==> flow/design.v <==
module pwmblink(
    input  logic clk,
    input  logic rst,
    output logic RGB_R,
    output logic RGB_B,
    output logic RGB_G
);
    parameter CLKMAX = 12000000;  
    logic [31:0] counter;
    logic [8:0] x;  
    logic [7:0] sharktooth;  
    logic [7:0] red;
    logic [7:0] green;
    logic [7:0] blue;
    always_ff @(posedge clk) begin
        if (rst) begin
            counter <= 0;
            x <= 0;
            sharktooth <= 0;
        end else begin
        if (counter >= CLKMAX/360) begin
            counter <= 0;
            if (x >= 359) begin
                x <= 0;
            end
            else begin
                x <= x + 1;
            end
            end
        else begin
            counter <= counter + 1;
        end
        sharktooth <= sharktooth + 1;
        end
    end
    always_comb begin
        if(x < 60) begin
            green = 255*x/60;
            blue = 0;
            red  = 255;
        end else if (x < 120) begin
            green = 255;
            blue = 0;
            red  = 255 - 255*(x-60)/60;
        end else if (x < 180) begin
            green = 255;
            blue = 255*(x-120)/60;
            red  = 0;
        end else if (x < 240) begin
            green = 255 - 255*(x-180)/60;
            blue = 255;
            red  = 0;
        end else if (x < 300) begin
            green = 0;
            blue = 255;
            red  = 255*(x-240)/60;
        end else begin
            green = 0;
            blue = 255 - 255*(x-300)/60;
            red  = 255;
        end
    end
    assign {RGB_R, RGB_G, RGB_B} = {sharktooth < red, sharktooth < green, sharktooth < blue};
endmodule
# Reports on pwmblink
# Tool output for the design above, in the order of the flow.
# Line numbers count from 1 in the design file above.
# Operators carry their Yosys type and port widths (W data, S select, Z words).
# Cell names lack the library's common part.
# A cell with n/a has no value.
# inputs
top	pwmblink
clock_port	clk
library	sky130hd
pvt_corner	tt_025C_1v80

# Word-level counts
# Source: Yosys, flattened and elaborated, memories not mapped. Widths are those after wreduce. Registers that Yosys merges into a memory's read port (data or address) are not register bits. Print and check cells do not count. Equal cells are merged and count once.
# bits
output_inout_bits	3
reg_bits	49
word_cells	52
in_bits	2
# op_classes
n_mux	15
n_cmp	10
multipliers	6
n_div	6
reduce_and_logical	1
addsub	11
# ops
op	count
$div A32 B6 Y32 const B	6
$mul A9 B10 Y19 const A	5
$mul A8 B9 Y17 const A	1
$mux W8	14
$add A32 B1 Y32 const B	1
$ge A32 B16 Y1 const B	1
$sub A8 B8 Y8 const A	3
$lt A8 B8 Y1	3
$sub A9 B8 Y10 const B	2
$lt A9 B8 Y1 const B	2
$sub A9 B6 Y10 const B	1
$sub A9 B7 Y10 const B	1
$sub A9 B9 Y10 const B	1
$add A9 B1 Y9 const B	1
$lt A9 B6 Y1 const B	1
$lt A9 B7 Y1 const B	1
$ge A9 B9 Y1 const B	1
$lt A9 B9 Y1 const B	1
$mux W9	1
$add A8 B1 Y8 const B	1
$reduce_or A2 Y1	1

# Depth
# Longest topological path by Yosys (ltp), each cell counted once; first at word level (registers and memories cut), then after technology mapping (sequential cells cut; the memories' decode and read muxes count).
# logic_depth
ltp_word	10
ABC_AREA	0
ltp_mapped	56
mapped_depth_nobuf	47

# Mapped cells and area
# Yosys stat after the flow's synthesis: flattened, memories mapped to cells. It holds for the ABC_AREA given above (unset counts as 0); a run with the other value may have another netlist.
# The area totals of this step are shown rounded.
# types
type	count	type_area_um2
fa_1	226	4.52E+03
ha_1	237	2.97E+03
inv_1	428	1.61E+03
dfxtp_1	49	980.941
xnor2_1	92	805.773
a21oi_1	144	720.691
nor2_1	138	517.997
xor2_1	54	472.954
nand2_1	125	469.2
o21ai_0	93	465.446
a211oi_1	43	322.81
o211ai_1	40	300.288
nand3_1	55	275.264
a21o_1	36	270.259
mux2i_1	20	200.192
nor3_1	34	170.163
clkbuf_1	45	168.912
a31oi_1	23	143.888
# Other cell types: 88; their cells: 376.
# synth_totals
yosys_area_um2	18000
ffs	49
n_buf	66
stdcells	2258
sequential_area_um2	980

# Path before layout
# Source: OpenSTA report_checks on the synthesized netlist (no wires, ideal clock, input and output delay 20% of the period each), path of least setup slack; recovery checks are left aside. Register names are those of the netlist, which keeps one name where synthesis merged equal registers.
# synth_path
kind	register to output
start	register x[4]
end	output port RGB_R
t_arrival_ps	13382
out_delay_ps	8000
t_first_pin_ps	0
delay_ps	13382
t_required_ps	32000
setup_slack_ps	18618
period_ps	40000
n_path_buf	6
stages	52
synth_period_reached_ps	21382
# "delay_ps" = arrival - input delay + setup time.
# At an output port there is no setup time.
# "stages": output pins that drive a net of the path, with the launching flip-flop's if there is one; two outputs of one cell count as two.
# "synth_period_reached_ps" = period - worst setup slack (recovery checks aside). The figure is calculated, with input and output delays left at 20% of the set period.
# The rows between start and end are the longest chain of elaborated cells between them; the timing report does not say that the signal goes this way. Where chains are equally long, one stands for them.
# A line is the first line of the expression or statement that the cell stems from. Yosys adds cells for indexed reads and writes and turns some case tables into memories.
# At most two assigning lines are given for a register; there are more.
# synth_between
path_cell_list	dfxtp_1 -> buf_1 -> inv_1 -> ha_1 -> and2_1 -> o211ai_4 -> clkbuf_1 -> and2_1 -> clkbuf_1 -> inv_1 -> fa_1 -> inv_1 -> fa_1 -> inv_1 -> fa_1 -> inv_1 -> fa_1 -> ha_1 -> [... 16 more ...] -> xnor2_1 -> a21boi_1 -> o2111a_1 -> buf_4 -> o211ai_1 -> a22o_1 -> a211oi_4 -> nor2b_1 -> a2bb2o_4 -> or3_1 -> buf_2 -> o221a_1 -> ha_1 -> a21o_1 -> a21oi_1 -> nand2_1 -> o31a_1 -> a21oi_1
elab_chain_len	9
cells_between	18
cone_lines	8
cone_classes	add/sub (3); mul (2); div (2); compare (6); mux (5)
# synth_lines
element	line_no	source
start, declared	10	logic [8:0] x;
start, assigned	18	x <= 0;
start, assigned	27	x <= x + 1;
$sub A9 B8 Y10	56	red  = 255*(x-240)/60;
$mul A9 B10 Y19	56
$div A32 B6 Y32	56
$mux W8	53	end else if (x < 300) begin
$mux W8	49	end else if (x < 240) begin
$mux W8	45	end else if (x < 180) begin
$mux W8	41	end else if (x < 120) begin
$mux W8	37	if(x < 60) begin
$lt A8 B8 Y1	63	assign {RGB_R, RGB_G, RGB_B} = {sharktooth < red, sharktooth < green, sharktooth < blue};
end, declared	4	output logic RGB_R,

# Worst path after layout
# Path of least setup slack in the final report of entry A (OpenROAD, finished layout, wires in). Where an end is a register, its clock arrival counts in the times.
# The report prints the path's times to 10 ps; the period is as set.
# layout_path
kind	register to output
start	register x[4]
end	output port RGB_R
stages	46
n_path_buf	2
t_first_pin_ps	290
t_arrival_ps	15900
period_ps	40000
t_required_ps	32000
setup_slack_ps	16100
out_delay_ps	8000
# The rows between start and end are the longest chain of elaborated cells between them; the timing report does not say that the signal goes this way. Where chains are equally long, one stands for them.
# At most two assigning lines are given for a register; there are more.
# layout_between
path_cell_list	dfxtp_1 -> buf_4 -> inv_1 -> ha_1 -> and2_1 -> o211ai_4 -> and2_1 -> inv_1 -> fa_1 -> inv_1 -> fa_1 -> inv_1 -> fa_1 -> inv_1 -> fa_1 -> ha_1 -> or3_1 -> o31ai_1 -> [... 10 more ...] -> mux2i_2 -> xnor2_1 -> a21boi_1 -> o2111a_1 -> o21ai_0 -> a22o_1 -> a211oi_4 -> nor2b_1 -> a2bb2o_4 -> or3_1 -> o221a_1 -> ha_1 -> a21o_1 -> a21oi_1 -> nand2_1 -> o31a_1 -> a21oi_1 -> clkdlybuf4s50_1
elab_chain_len	9
cells_between	18
cone_lines	8
cone_classes	add/sub (3); mul (2); div (2); compare (6); mux (5)
# layout_lines
element	line_no	source
start, declared	10	logic [8:0] x;
start, assigned	18	x <= 0;
start, assigned	27	x <= x + 1;
$sub A9 B8 Y10	56	red  = 255*(x-240)/60;
$mul A9 B10 Y19	56
$div A32 B6 Y32	56
$mux W8	53	end else if (x < 300) begin
$mux W8	49	end else if (x < 240) begin
$mux W8	45	end else if (x < 180) begin
$mux W8	41	end else if (x < 120) begin
$mux W8	37	if(x < 60) begin
$lt A8 B8 Y1	63	assign {RGB_R, RGB_G, RGB_B} = {sharktooth < red, sharktooth < green, sharktooth < blue};
end, declared	4	output logic RGB_R,

# Top module pwmblink; platform sky130hd; tools Yosys and OpenROAD; 3 stored runs in no particular order. Input and output delays are each 20% of the period that was set; the output load is 0.01 pF.
# "timing.achieved_period_ps" means the clock period less the worst setup slack. The figure is calculated, with input and output delays left at 20% of the set period.
# By "worst_path_allowed_less_slack_ps" is meant the share of the clock period that the worst setup path is allowed (20% is reserved at inputs, 20% at outputs), minus its slack. Clock arrival times at its registers enter into it.
# By "totalPower_w" is meant OpenSTA's value without simulated activity: inputs other than the clock are taken to toggle once in ten clock periods, and the tool carries that through the logic.
# "worst_path_allowed_less_slack_ps" is known to 10 ps.
# Measured values are rounded.
# Among the settings, - means not set for that run.
stored run	CORE_UTILIZATION	period_ns	CAP_MARGIN	CORE_MARGIN	SLEW_MARGIN	CELL_PAD_IN_SITES_DETAIL_PLACEMENT	CTS_CLUSTER_DIAMETER	MAX_ROUTING_LAYER	MIN_ROUTING_LAYER	TNS_END_PERCENT	ABC_AREA	CELL_PAD_IN_SITES_GLOBAL_PLACEMENT	CORE_ASPECT_RATIO	PLACE_DENSITY	setupTns_ps	worst_path_allowed_less_slack_ps	critical_path_kind	setup_worst_slack_ps	stdcell_area_um2	dieArea_um2	timing.achieved_period_ps	synth_chip_area_um2	final_util_pct	hold_ws_ps	totalPower_w
entry A	40	40.0	20	2	20	-	-	-	-	-	-	-	-	-	0	15900	register to output	16000	19000	48000	23901	18000	43	480	0.00055
entry B	40	40.0	25	9	20	1	376	met4	met2	75	-	-	-	-	0	16810	register to output	15000	19000	54000	24812	18000	43	500	0.00061
entry C	61	17.7	20	7	20	-	244	met4	-	-	0	0	1.03	0.46	0	13720	register to output	440	20000	35000	17256	18000	67	500	0.0013
